==> flow/design.v <==
module signed_mult_1_17 (out, a, b);
	output 	signed  [17:0]	out;
	input 	signed	[17:0] 	a;
	input 	signed	[17:0] 	b;
	wire 	signed	[35:0]	mult_out;
	assign mult_out = a * b;
	assign out = {mult_out[35], mult_out[33:17]};
endmodule
module OneNode(output signed [17:0] u_2_mid,    
	       input clock,		        
	       input reset,		        
	       input signed [17:0] u_hit_mid,   
	       input signed [17:0] u_1_right,   
	       input signed [17:0] u_1_left,     
	       input signed [17:0] u_1_up,      
	       input signed [17:0] u_1_down    
);  
    reg signed [17:0] u_0_mid_temp;		 
    reg signed [17:0] u_1_mid_temp, u_1_right_temp, u_1_left_temp, u_1_up_temp, u_1_down_temp; 
    wire signed [17:0] temp1,temp2, temp3, temp4;
    parameter [17:0] rho = (1<<17)/20; 
    parameter [17:0] eta = (999<<17)/1000;
    always @ (posedge clock) 
    begin
	if (reset == 0)
	begin
	    u_1_mid_temp = u_hit_mid; 
	    u_0_mid_temp = u_1_mid_temp; 
	    u_1_right_temp = 0; 
	    u_1_left_temp = 0;
	    u_1_up_temp = 0;
	    u_1_down_temp = 0;
   	end
        else
	begin
	    u_0_mid_temp = u_1_mid_temp;  
            u_1_mid_temp = u_2_mid;	   
	    u_1_right_temp = u_1_right;   
	    u_1_left_temp = u_1_left;	   
	    u_1_up_temp = u_1_up;         
	    u_1_down_temp = u_1_down;     
	end
    end
    assign  temp1 = u_1_up_temp + u_1_down_temp + u_1_right_temp + u_1_left_temp - (u_1_mid_temp<<<2);
    signed_mult_1_17 mult_1(.out(temp2),
			    .a(temp1),
                            .b(rho)); 
    assign  temp4 = temp2 + (u_1_mid_temp<<<1) - temp3;
    signed_mult_1_17 mult_2(.out(temp3),
			    .a(u_0_mid_temp),
                            .b(eta)); 
    signed_mult_1_17 mult_3(.out(u_2_mid),
			    .a(temp4),
                            .b(eta)); 
endmodule
module multNodes
#(parameter SIZE = 10)
(output signed [SIZE*SIZE*18-1:0] u_2_mid,    
 input clock,
 input reset,		        
 input signed [SIZE*SIZE*18-1:0] u_hit_mid,   
 input signed [SIZE*SIZE*18-1:0] u_1_right,   
 input signed [SIZE*SIZE*18-1:0] u_1_left,     
 input signed [SIZE*SIZE*18-1:0] u_1_up,      
 input signed [SIZE*SIZE*18-1:0] u_1_down     
);
    genvar i,j,k;
    generate
	for (k = 1; k < SIZE-1; k = k + 1) begin: side
		OneNode nodeUp(.u_2_mid(u_2_mid[(((0)*SIZE+(k))*18) +: 18]),
			       .clock(clock),
		               .reset(reset),
	                       .u_hit_mid(u_hit_mid[(((0)*SIZE+(k))*18) +: 18]),
	                       .u_1_right(u_1_right[(((0)*SIZE+(k+1))*18) +: 18]),
	                       .u_1_left(u_1_left[(((0)*SIZE+(k-1))*18) +: 18]),
	                       .u_1_up(18'sd0),
	       	               .u_1_down(u_1_down[(((1)*SIZE+(k))*18) +: 18]));
		OneNode nodeDown(.u_2_mid(u_2_mid[(((SIZE-1)*SIZE+(k))*18) +: 18]),
			         .clock(clock),
		                 .reset(reset),
	                         .u_hit_mid(u_hit_mid[(((SIZE-1)*SIZE+(k))*18) +: 18]),
	                         .u_1_right(u_1_right[(((SIZE-1)*SIZE+(k+1))*18) +: 18]),
	                         .u_1_left(u_1_left[(((SIZE-1)*SIZE+(k-1))*18) +: 18]),
	                         .u_1_up(u_1_up[(((SIZE-2)*SIZE+(k))*18) +: 18]),
	       	                 .u_1_down(18'sd0));
		OneNode nodeLeft(.u_2_mid(u_2_mid[(((k)*SIZE+(0))*18) +: 18]),
			         .clock(clock),
		                 .reset(reset),
	                         .u_hit_mid(u_hit_mid[(((k)*SIZE+(0))*18) +: 18]),
	                         .u_1_right(u_1_right[(((k)*SIZE+(1))*18) +: 18]),
	                         .u_1_left(18'sd0),
	                         .u_1_up(u_1_up[(((k-1)*SIZE+(0))*18) +: 18]),
	       	                 .u_1_down(u_1_down[(((k+1)*SIZE+(0))*18) +: 18]));
		OneNode nodeRight(.u_2_mid(u_2_mid[(((k)*SIZE+(SIZE-1))*18) +: 18]),
			         .clock(clock),
		                 .reset(reset),
	                         .u_hit_mid(u_hit_mid[(((k)*SIZE+(SIZE-1))*18) +: 18]),
	                         .u_1_right(18'sd0),
	                         .u_1_left(u_1_left[(((k)*SIZE+(SIZE-2))*18) +: 18]),
	                         .u_1_up(u_1_up[(((k+1)*SIZE+(SIZE-1))*18) +: 18]),
	       	                 .u_1_down(u_1_down[(((k-1)*SIZE+(SIZE-1))*18) +: 18]));
	end
    endgenerate
    generate
	for (k = 0; k < SIZE; k = k + 10) begin: corner
		OneNode UpLeftCorner(.u_2_mid(u_2_mid[(((0)*SIZE+(k))*18) +: 18]),
			             .clock(clock),
		                     .reset(reset),
	                             .u_hit_mid(u_hit_mid[(((0)*SIZE+(k))*18) +: 18]),
	                             .u_1_right(u_1_right[(((0)*SIZE+(k+1))*18) +: 18]),
	                             .u_1_left(18'sd0),
	                             .u_1_up(18'sd0),
	       	                     .u_1_down(u_1_down[(((1)*SIZE+(k))*18) +: 18]));
		OneNode UpRightCorner(.u_2_mid(u_2_mid[(((k)*SIZE+(SIZE-1))*18) +: 18]),
			             .clock(clock),
		                     .reset(reset),
	                             .u_hit_mid(u_hit_mid[(((k)*SIZE+(SIZE-1))*18) +: 18]),
	                             .u_1_right(18'sd0),
	                             .u_1_left(u_1_left[(((k)*SIZE+(SIZE-2))*18) +: 18]),
	                             .u_1_up(18'sd0),
	       	                     .u_1_down(u_1_down[(((k+1)*SIZE+(SIZE-1))*18) +: 18]));
		OneNode DownLeftCorner(.u_2_mid(u_2_mid[(((SIZE-1)*SIZE+(k))*18) +: 18]),
			               .clock(clock),
		                       .reset(reset),
	                               .u_hit_mid(u_hit_mid[(((SIZE-1)*SIZE+(k))*18) +: 18]),
	                               .u_1_right(u_1_right[(((SIZE-1)*SIZE+(k+1))*18) +: 18]),
	                               .u_1_left(18'sd0),
	                               .u_1_up(u_1_up[(((SIZE-2)*SIZE+(k))*18) +: 18]),
	       	                      .u_1_down(18'sd0));
		OneNode DownRightCorner(.u_2_mid(u_2_mid[(((SIZE-1)*SIZE+(SIZE-1))*18) +: 18]),
			                .clock(clock),
		                        .reset(reset),
	                                .u_hit_mid(u_hit_mid[(((SIZE-1)*SIZE+(SIZE-1))*18) +: 18]),
	                                .u_1_right(18'sd0),
	                                .u_1_left(u_1_left[(((SIZE-1)*SIZE+(SIZE-2))*18) +: 18]),
	                                .u_1_up(u_1_up[(((SIZE-2)*SIZE+(SIZE-1))*18) +: 18]),
	       	                        .u_1_down(18'sd0));
	end
    endgenerate
    generate
	for (i = 1; i < SIZE-1; i = i + 1) begin: row
	    for (j = 1; j < SIZE-1; j = j + 1) begin: col
		OneNode node(.u_2_mid(u_2_mid[(((i)*SIZE+(j))*18) +: 18]),
			     .clock(clock),
		             .reset(reset),
	                     .u_hit_mid(u_hit_mid[(((i)*SIZE+(j))*18) +: 18]),
	                     .u_1_right(u_1_right[(((i)*SIZE+(j+1))*18) +: 18]),
	                     .u_1_left(u_1_left[(((i)*SIZE+(j-1))*18) +: 18]),
	                     .u_1_up(u_1_up[(((i-1)*SIZE+(j))*18) +: 18]),
	       	             .u_1_down(u_1_down[(((i+1)*SIZE+(j))*18) +: 18]));
	    end
	end
    endgenerate
endmodule
module drum_grid
(input clock,
 input reset,                      
 input  [3*3*18-1:0] u_hit,        
 output [3*3*18-1:0] u_out         
);
    localparam SIZE = 3;
    wire signed [SIZE*SIZE*18-1:0] u_2_mid;
    multNodes #(.SIZE(SIZE)) grid(.u_2_mid(u_2_mid),
		  .clock(clock),
 	          .reset(reset),
 	          .u_hit_mid(u_hit),
 	          .u_1_right(u_2_mid),
 	          .u_1_left(u_2_mid),
 	          .u_1_up(u_2_mid),
 	          .u_1_down(u_2_mid));
    assign u_out = u_2_mid;
endmodule
Memo
Re: synthesis data of drum_grid

# From RTL to reports: drum_grid

Tool output for the design above before and after an edit, in the order of the flow.
Lines under "before" count in the file above, lines under "after" in the edited file.
"difference": "after" minus "before" as printed here. "rel. change": 100 x difference / "before".
Library cell names are shortened.
A cell with -- has no value.

Top: drum_grid
Clock input: clock
Library: sky130hd
Timing corner: tt_025C_1v80

# Edit of the RTL

The edit as a unified diff against the file above.
This change comes from a script, not from a designer. The edited design behaves differently; no optimisation was intended.

```diff
@@ -47,7 +47,10 @@
                             .b(rho)); 
     assign  temp4 = temp2 + (u_1_mid_temp<<<1) - temp3;
-    signed_mult_1_17 mult_2(.out(temp3),
+    wire signed [17:0] temp3_a, temp3_b;
+    signed_mult_1_17 mult_2(.out(temp3_a),
 			    .a(u_0_mid_temp),
                             .b(eta)); 
+    signed_mult_1_17 mult_2_x (.out(temp3_b), .a(u_0_mid_temp), .b(~eta));
+    assign temp3 = temp3_a ^ temp3_b;
     signed_mult_1_17 mult_3(.out(u_2_mid),
 			    .a(temp4),
```

# Word-level counts

Counts by Yosys on the flattened word-level netlist (proc, flatten, opt, wreduce; memories kept). Register bits leave out memories and registers merged into their read ports (data or address); mux counts leave out enables and synchronous resets folded into registers. Print and check cells are left out. Cells with the same type and inputs are merged into one.

Operators by class:

| element                   | before | after | difference | rel. change (%) |
| muxes and demuxes         | 18     | 18    | 0          | 0.00 |
| $mul                      | 27     | 36    | +9         | +33.33 |
| bitwise logic cells       | 0      | 9     | +9         | -- |
| add/subtract/negate cells | 42     | 42    | 0          | 0.00 |

Operators by type and width:

| kind                                                 | before | after | difference | rel. change (%) |
| multiplier 18 x 18 -> 36 bit (second input constant) | 0      | 9     | +9         | -- |
| XOR 18 bit                                           | 0      | 9     | +9         | -- |
| multiplier 18 x 16 -> 34 bit (second input constant) | 18     | 18    | 0          | 0.00 |
| two-way mux 18 bit                                   | 18     | 18    | 0          | 0.00 |
| subtractor 18 bit                                    | 18     | 18    | 0          | 0.00 |
| adder 18 bit                                         | 15     | 15    | 0          | 0.00 |
| adder 15 x 18 -> 18 bit                              | 9      | 9     | 0          | 0.00 |
| multiplier 18 x 14 -> 32 bit (second input constant) | 9      | 9     | 0          | 0.00 |

Storage and ports:

| element                         | before | after | difference | rel. change (%) |
| output and inout port bits      | 162    | 162   | 0          | 0.00 |
| register bits after elaboration | 486    | 486   | 0          | 0.00 |
| elaborated cells                | 114    | 132   | +18        | +15.79 |
| bits of input ports             | 164    | 164   | 0          | 0.00 |

# Longest topological paths

Longest topological path by Yosys (ltp), each cell counted once; first at word level (registers and memories cut), then after technology mapping (sequential cells cut; the memories' decode and read muxes count).

Logic depth:

| element                      | before | after | difference | rel. change (%) |
| depth in word-level cells    | 9      | 9     | 0          | 0.00 |
| ABC_AREA                     | 0      | 0     | --         | -- |
| depth in mapped cells        | 73     | 72    | -1         | -1.37 |
| mapped depth without buffers | 72     | 71    | -1         | -1.39 |

# Netlist

Yosys stat after the flow's synthesis: flattened, memories mapped to cells. It holds for the ABC_AREA given above (unset counts as 0); a run with the other value may have another netlist.

Synthesis totals:

| element                          | before   | after    | difference | rel. change (%) |
| cell area after synthesis (um^2) | 194572.9 | 222921.3 | +28348.4   | +14.57 |
| area of sequential cells (um^2)  | 9729.3   | 9729.3   | 0.0        | 0.00 |
| buffers                          | 151      | 165      | +14        | +9.27 |
| standard cells after synthesis   | 19654    | 22815    | +3161      | +16.08 |
| mapped flip-flops                | 486      | 486      | 0          | 0.00 |

Cells by type:

| cell type | before | after | difference | rel. change (%) |
| ha_1      | 3215   | 4281  | +1066      | +33.16 |
| inv_1     | 6226   | 7162  | +936       | +15.03 |
| xnor2_1   | 731    | 1203  | +472       | +64.57 |
| fa_1      | 4292   | 4473  | +181       | +4.22 |
| a21oi_1   | 507    | 652   | +145       | +28.60 |
| mux2_2    | 130    | 208   | +78        | +60.00 |
| xor2_1    | 312    | 382   | +70        | +22.44 |
| nand2_1   | 406    | 462   | +56        | +13.79 |
| nand2b_1  | 126    | 164   | +38        | +30.16 |
| a21o_1    | 352    | 388   | +36        | +10.23 |
| or2_2     | 168    | 137   | -31        | -18.45 |
| nor2_1    | 541    | 514   | -27        | -4.99 |
| o21ai_1   | 2      | 23    | +21        | +1050.00 |
| o21a_1    | 163    | 143   | -20        | -12.27 |
| or3_1     | 47     | 66    | +19        | +40.43 |
| and3_1    | 64     | 78    | +14        | +21.88 |
| o21ai_0   | 345    | 358   | +13        | +3.77 |
| o211ai_1  | 45     | 58    | +13        | +28.89 |

Not every row of either side is listed.
By module: a second synthesis without flattening, with its own total; a netlist apart from the flattened one above.

Second synthesis, totals:

| element                                 | before   | after    | difference | rel. change (%) |
| cell total of the unflattened synthesis | 39817    | 50878    | +11061     | +27.78 |
| area (unflattened synthesis) (um^2)     | 371306.1 | 475029.3 | +103723.2  | +27.93 |

Each row is one instance without its submodules.

By module, before:

| module              | instances | area (um^2) | cells | seq. area (um^2) |
| signed_mult_1_17    | 27        | 11559.8     | 1233  | 0.0 |
| OneNode             | 9         | 6576.3      | 725   | 2162.1 |
| multNodes #(SIZE=3) | 1         | 3.8         | 1     | 0.0 |
| drum_grid           | 1         | 0.0         | 0     | 0.0 |

By module, after:

| module              | instances | area (um^2) | cells | seq. area (um^2) |
| signed_mult_1_17    | 36        | 11577.4     | 1245  | 0.0 |
| OneNode             | 9         | 6471.2      | 673   | 2162.1 |
| multNodes #(SIZE=3) | 1         | 3.8         | 1     | 0.0 |
| drum_grid           | 1         | 0.0         | 0     | 0.0 |

# Timing after synthesis

OpenSTA on the mapped netlist: ideal clock, no wires. The path of least setup slack (recovery checks aside). Input and output delay are each 20% of the period. Register names are those of the netlist, which keeps one name where synthesis merged equal registers.

Timing post-synthesis:

| element                       | before                                         | after                                          | difference | rel. change (%) |
| path type                     | reg-to-output                                  | reg-to-output                                  | --         | -- |
| start                         | register grid.side[1].nodeLeft.u_1_mid_temp[0] | register grid.side[1].nodeLeft.u_1_mid_temp[0] | --         | -- |
| end                           | output u_out[70]                               | output u_out[71]                               | --         | -- |
| time at the first pin (ns)    | 0.000                                          | 0.000                                          | 0.000      | -- |
| stages                        | 64                                             | 68                                             | +4         | +6.25 |
| external output delay (ns)    | 5.000                                          | 5.000                                          | 0.000      | 0.00 |
| data required time (ns)       | 20.000                                         | 20.000                                         | 0.000      | 0.00 |
| period (ns)                   | 25.0                                           | 25.0                                           | 0.0        | 0.00 |
| data arrival time (ns)        | 16.763                                         | 17.311                                         | +0.548     | +3.27 |
| path delay (ns)               | 16.763                                         | 17.311                                         | +0.548     | +3.27 |
| path slack (ns)               | 3.237                                          | 2.689                                          | -0.548     | -- |
| buffers on the path           | 1                                              | 2                                              | +1         | +100.00 |
| synthesis period reached (ns) | 21.763                                         | 22.311                                         | +0.548     | +2.52 |

"path delay" = arrival - input delay + setup time.
A path that ends at an output port has no setup time.
"stages": output pins that drive a net of the path, with the launching flip-flop's if there is one; two outputs of one cell count as two.
"synthesis period reached" = period - worst setup slack (recovery checks aside). The figure is calculated, with input and output delays left at 20% of the set period.
Between the ends stands the longest chain of elaborated cells between them, by number of cells; it is not shown to be the way that was timed. Of several equally long chains one is given.
Each line given opens the expression or statement behind the cell; cells for indexed reads and writes are added by Yosys, which also makes memories of some case tables.

On the way, post-synthesis, before:
Path through: dfxtp_1 -> inv_1 -> fa_1 -> inv_1 -> fa_1 -> inv_1 -> fa_1 -> a21o_1 -> a21oi_1 -> o21bai_1 -> a2111oi_0 -> o21ai_0 -> nand3_1 -> nor4_1 -> nor3_2 -> clkbuf_1 -> fa_1 -> ha_1 -> [... 28 more ...] -> inv_1 -> fa_1 -> fa_1 -> inv_1 -> fa_1 -> inv_1 -> fa_1 -> ha_1 -> and4_1 -> a21oi_1 -> nand2_1 -> a21oi_1 -> o21a_1 -> o21ai_0 -> a21oi_1 -> o21bai_1 -> a21oi_1 -> xnor2_1
Cells in the longest elaborated chain: 5
Elaborated cells between the ends (all ways): 5
Source lines of those cells: 3
Those cells by class: 3 x add/sub; 2 x mul

RTL lines, path post-synthesis, before:

| element                      | line | RTL |
| from (decl)                  | 19   | `reg signed [17:0] u_1_mid_temp, u_1_right_temp, u_1_left_temp, u_1_up_temp, u_1_down_temp;` |
| from (assign)                | 27   | `u_1_mid_temp = u_hit_mid;` |
| from (assign)                | 37   | `u_1_mid_temp = u_2_mid;` |
| subtractor 18 bit            | 44   | `assign  temp1 = u_1_up_temp + u_1_down_temp + u_1_right_temp + u_1_left_temp - (u_1_mid_temp<<<2);` |
| multiplier 18 x 14 -> 32 bit | 6    | `assign mult_out = a * b;` |
| adder 15 x 18 -> 18 bit      | 48   | `assign  temp4 = temp2 + (u_1_mid_temp<<<1) - temp3;` |
| subtractor 18 bit            | 48   |  |
| multiplier 18 x 16 -> 34 bit | 6    |  |
| to (decl)                    | 159  | `output [3*3*18-1:0] u_out` |

On the way, post-synthesis, after:
Path through: dfxtp_1 -> inv_1 -> fa_1 -> inv_1 -> fa_1 -> inv_1 -> fa_1 -> a21o_1 -> a21oi_1 -> o21ai_0 -> a31o_2 -> a41oi_1 -> o21ai_1 -> a31oi_1 -> xnor2_1 -> clkbuf_1 -> fa_1 -> ha_1 -> [... 32 more ...] -> fa_1 -> inv_1 -> fa_1 -> fa_1 -> inv_1 -> fa_1 -> inv_1 -> fa_1 -> ha_1 -> a21o_1 -> a21o_1 -> a21oi_1 -> o22ai_1 -> o21ba_2 -> o21a_1 -> o21ai_0 -> o41ai_1 -> xor2_1
Cells in the longest elaborated chain: 5
Elaborated cells between the ends (all ways): 5
Source lines of those cells: 3
Those cells by class: 3 x add/sub; 2 x mul

RTL lines, path post-synthesis, after:

| element                      | line | RTL |
| from (decl)                  | 19   | `reg signed [17:0] u_1_mid_temp, u_1_right_temp, u_1_left_temp, u_1_up_temp, u_1_down_temp;` |
| from (assign)                | 27   | `u_1_mid_temp = u_hit_mid;` |
| from (assign)                | 37   | `u_1_mid_temp = u_2_mid;` |
| subtractor 18 bit            | 44   | `assign  temp1 = u_1_up_temp + u_1_down_temp + u_1_right_temp + u_1_left_temp - (u_1_mid_temp<<<2);` |
| multiplier 18 x 14 -> 32 bit | 6    | `assign mult_out = a * b;` |
| adder 15 x 18 -> 18 bit      | 48   | `assign  temp4 = temp2 + (u_1_mid_temp<<<1) - temp3;` |
| subtractor 18 bit            | 48   |  |
| multiplier 18 x 16 -> 34 bit | 6    |  |
| to (decl)                    | 162  | `output [3*3*18-1:0] u_out` |

# Path in the finished layout

Path of least setup slack in the final report of each run of set A (OpenROAD, finished layout, wires in). Where an end is a register, its clock arrival counts in the times.

Timing after layout:

| element                    | before                                       | after                    | difference | rel. change (%) |
| path type                  | reg-to-output                                | reg-to-output            | --         | -- |
| start                      | register grid.side[1].nodeUp.u_1_mid_temp[0] | register (no name shown) | --         | -- |
| end                        | output u_out[28]                             | output u_out[89]         | --         | -- |
| period (ns)                | 25.0                                         | 25.0                     | 0.0        | 0.00 |
| external output delay (ns) | 5.00                                         | 5.00                     | 0.00       | 0.00 |
| time at the first pin (ns) | 0.76                                         | 0.86                     | +0.10      | +13.16 |
| stages                     | 70                                           | 68                       | -2         | -2.86 |
| data arrival time (ns)     | 19.07                                        | 19.19                    | +0.12      | +0.63 |
| buffers on the path        | 3                                            | 5                        | +2         | +66.67 |
| path slack (ns)            | 0.93                                         | 0.81                     | -0.12      | -- |
| data required time (ns)    | 20.00                                        | 20.00                    | 0.00       | 0.00 |

Between the ends stands the longest chain of elaborated cells between them, by number of cells; it is not shown to be the way that was timed. Of several equally long chains one is given.

On the way, after layout, before:
Path through: dfxtp_1 -> inv_1 -> fa_1 -> inv_1 -> fa_1 -> inv_1 -> fa_1 -> a21o_1 -> a21oi_1 -> nor2b_1 -> o41ai_4 -> buf_4 -> inv_1 -> a21oi_1 -> xor2_1 -> inv_1 -> ha_1 -> ha_1 -> [... 34 more ...] -> fa_1 -> inv_1 -> fa_1 -> fa_1 -> fa_1 -> inv_1 -> fa_1 -> ha_1 -> a21o_1 -> a21o_1 -> a21oi_1 -> a21boi_0 -> o21a_1 -> o21a_1 -> o21a_1 -> nor2_1 -> xnor2_1 -> clkdlybuf4s50_1
Cells in the longest elaborated chain: 5
Elaborated cells between the ends (all ways): 5
Source lines of those cells: 3
Those cells by class: 3 x add/sub; 2 x mul

RTL lines, path after layout, before:

| element                      | line | RTL |
| from (decl)                  | 19   | `reg signed [17:0] u_1_mid_temp, u_1_right_temp, u_1_left_temp, u_1_up_temp, u_1_down_temp;` |
| from (assign)                | 27   | `u_1_mid_temp = u_hit_mid;` |
| from (assign)                | 37   | `u_1_mid_temp = u_2_mid;` |
| subtractor 18 bit            | 44   | `assign  temp1 = u_1_up_temp + u_1_down_temp + u_1_right_temp + u_1_left_temp - (u_1_mid_temp<<<2);` |
| multiplier 18 x 14 -> 32 bit | 6    | `assign mult_out = a * b;` |
| adder 15 x 18 -> 18 bit      | 48   | `assign  temp4 = temp2 + (u_1_mid_temp<<<1) - temp3;` |
| subtractor 18 bit            | 48   |  |
| multiplier 18 x 16 -> 34 bit | 6    |  |
| to (decl)                    | 159  | `output [3*3*18-1:0] u_out` |

On the way, after layout, after:
Path through: dfxtp_1 -> inv_1 -> fa_1 -> fa_1 -> fa_1 -> inv_1 -> ha_1 -> a21o_1 -> a21oi_1 -> inv_1 -> a2111oi_2 -> o21ai_1 -> nor4_2 -> o31ai_1 -> xor2_1 -> ha_1 -> inv_1 -> fa_1 -> [... 32 more ...] -> fa_1 -> inv_1 -> fa_1 -> inv_1 -> ha_1 -> and2_1 -> a221o_1 -> a21o_1 -> o311a_1 -> a21oi_2 -> o211ai_1 -> buf_4 -> o41ai_2 -> xnor2_1 -> xnor2_1 -> buf_4 -> inv_1 -> clkdlybuf4s50_1
Cells in the longest elaborated chain: 7
Elaborated cells between the ends (all ways): 7
Source lines of those cells: 3
Those cells by class: 5 x add/sub; 2 x mul

RTL lines, path after layout, after:

| element                      | line | RTL |
| adder 18 bit (2 in a row)    | 44   | `assign  temp1 = u_1_up_temp + u_1_down_temp + u_1_right_temp + u_1_left_temp - (u_1_mid_temp<<<2);` |
| subtractor 18 bit            | 44   |  |
| multiplier 18 x 14 -> 32 bit | 6    | `assign mult_out = a * b;` |
| adder 15 x 18 -> 18 bit      | 48   | `assign  temp4 = temp2 + (u_1_mid_temp<<<1) - temp3;` |
| subtractor 18 bit            | 48   |  |
| multiplier 18 x 16 -> 34 bit | 6    |  |
| to (decl)                    | 162  | `output [3*3*18-1:0] u_out` |

# Measured runs

Both versions went through the flow (Yosys, OpenROAD) with the same settings in each pair. Constraints: input delay and output delay 20% of the set period each, output load 0.01 pF.

Settings, set A:
CORE_UTILIZATION: 40
period_ns: 25.0
CAP_MARGIN: 20
CORE_MARGIN: 2
SLEW_MARGIN: 20

Results, set A:

| element                                   | before   | after    | difference | rel. change (%) |
| achieved clock period (ns)                | 24.068   | 24.190   | +0.122     | +0.51 |
| standard-cell area after layout (um^2)    | 209906.0 | 239946.0 | +30040.0   | +14.31 |
| total negative slack (ns)                 | 0.000    | 0.000    | 0.000      | -- |
| chip area in the Yosys report (um^2)      | 194572.9 | 222921.3 | +28348.4   | +14.57 |
| utilization in the final report           | 0.433    | 0.432    | -0.001     | -- |
| die size (um^2)                           | 492025.0 | 563288.0 | +71263.0   | +14.48 |
| setup slack of the worst path (ns)        | 0.932    | 0.810    | -0.122     | -- |
| worst hold slack in the final report (ns) | 0.434    | 0.422    | -0.012     | -- |

Settings, set B:
CELL_PAD_IN_SITES_GLOBAL_PLACEMENT: 2
CORE_ASPECT_RATIO: 1.4
CORE_UTILIZATION: 39
CTS_CLUSTER_SIZE: 58
MAX_ROUTING_LAYER: met5
MIN_ROUTING_LAYER: met1
PLACE_DENSITY: 0.46
period_ns: 20.8
CAP_MARGIN: 20
CORE_MARGIN: 2
SLEW_MARGIN: 20

Results, set B:

| element                                   | before   | after    | difference | rel. change (%) |
| achieved clock period (ns)                | 21.160   | 21.412   | +0.252     | +1.19 |
| standard-cell area after layout (um^2)    | 236604.0 | 269676.0 | +33072.0   | +13.98 |
| total negative slack (ns)                 | -1.007   | -5.607   | -4.600     | -- |
| chip area in the Yosys report (um^2)      | 194572.9 | 222921.3 | +28348.4   | +14.57 |
| utilization in the final report           | 0.476    | 0.473    | -0.003     | -- |
| die size (um^2)                           | 504653.0 | 577744.0 | +73091.0   | +14.48 |
| setup slack of the worst path (ns)        | -0.360   | -0.612   | -0.252     | -- |
| worst hold slack in the final report (ns) | 0.436    | 0.433    | -0.003     | -- |

By "achieved clock period" is meant the clock period of the run minus its worst setup slack. This is arithmetic on one report: input and output delays are still those of the set period (20% each).
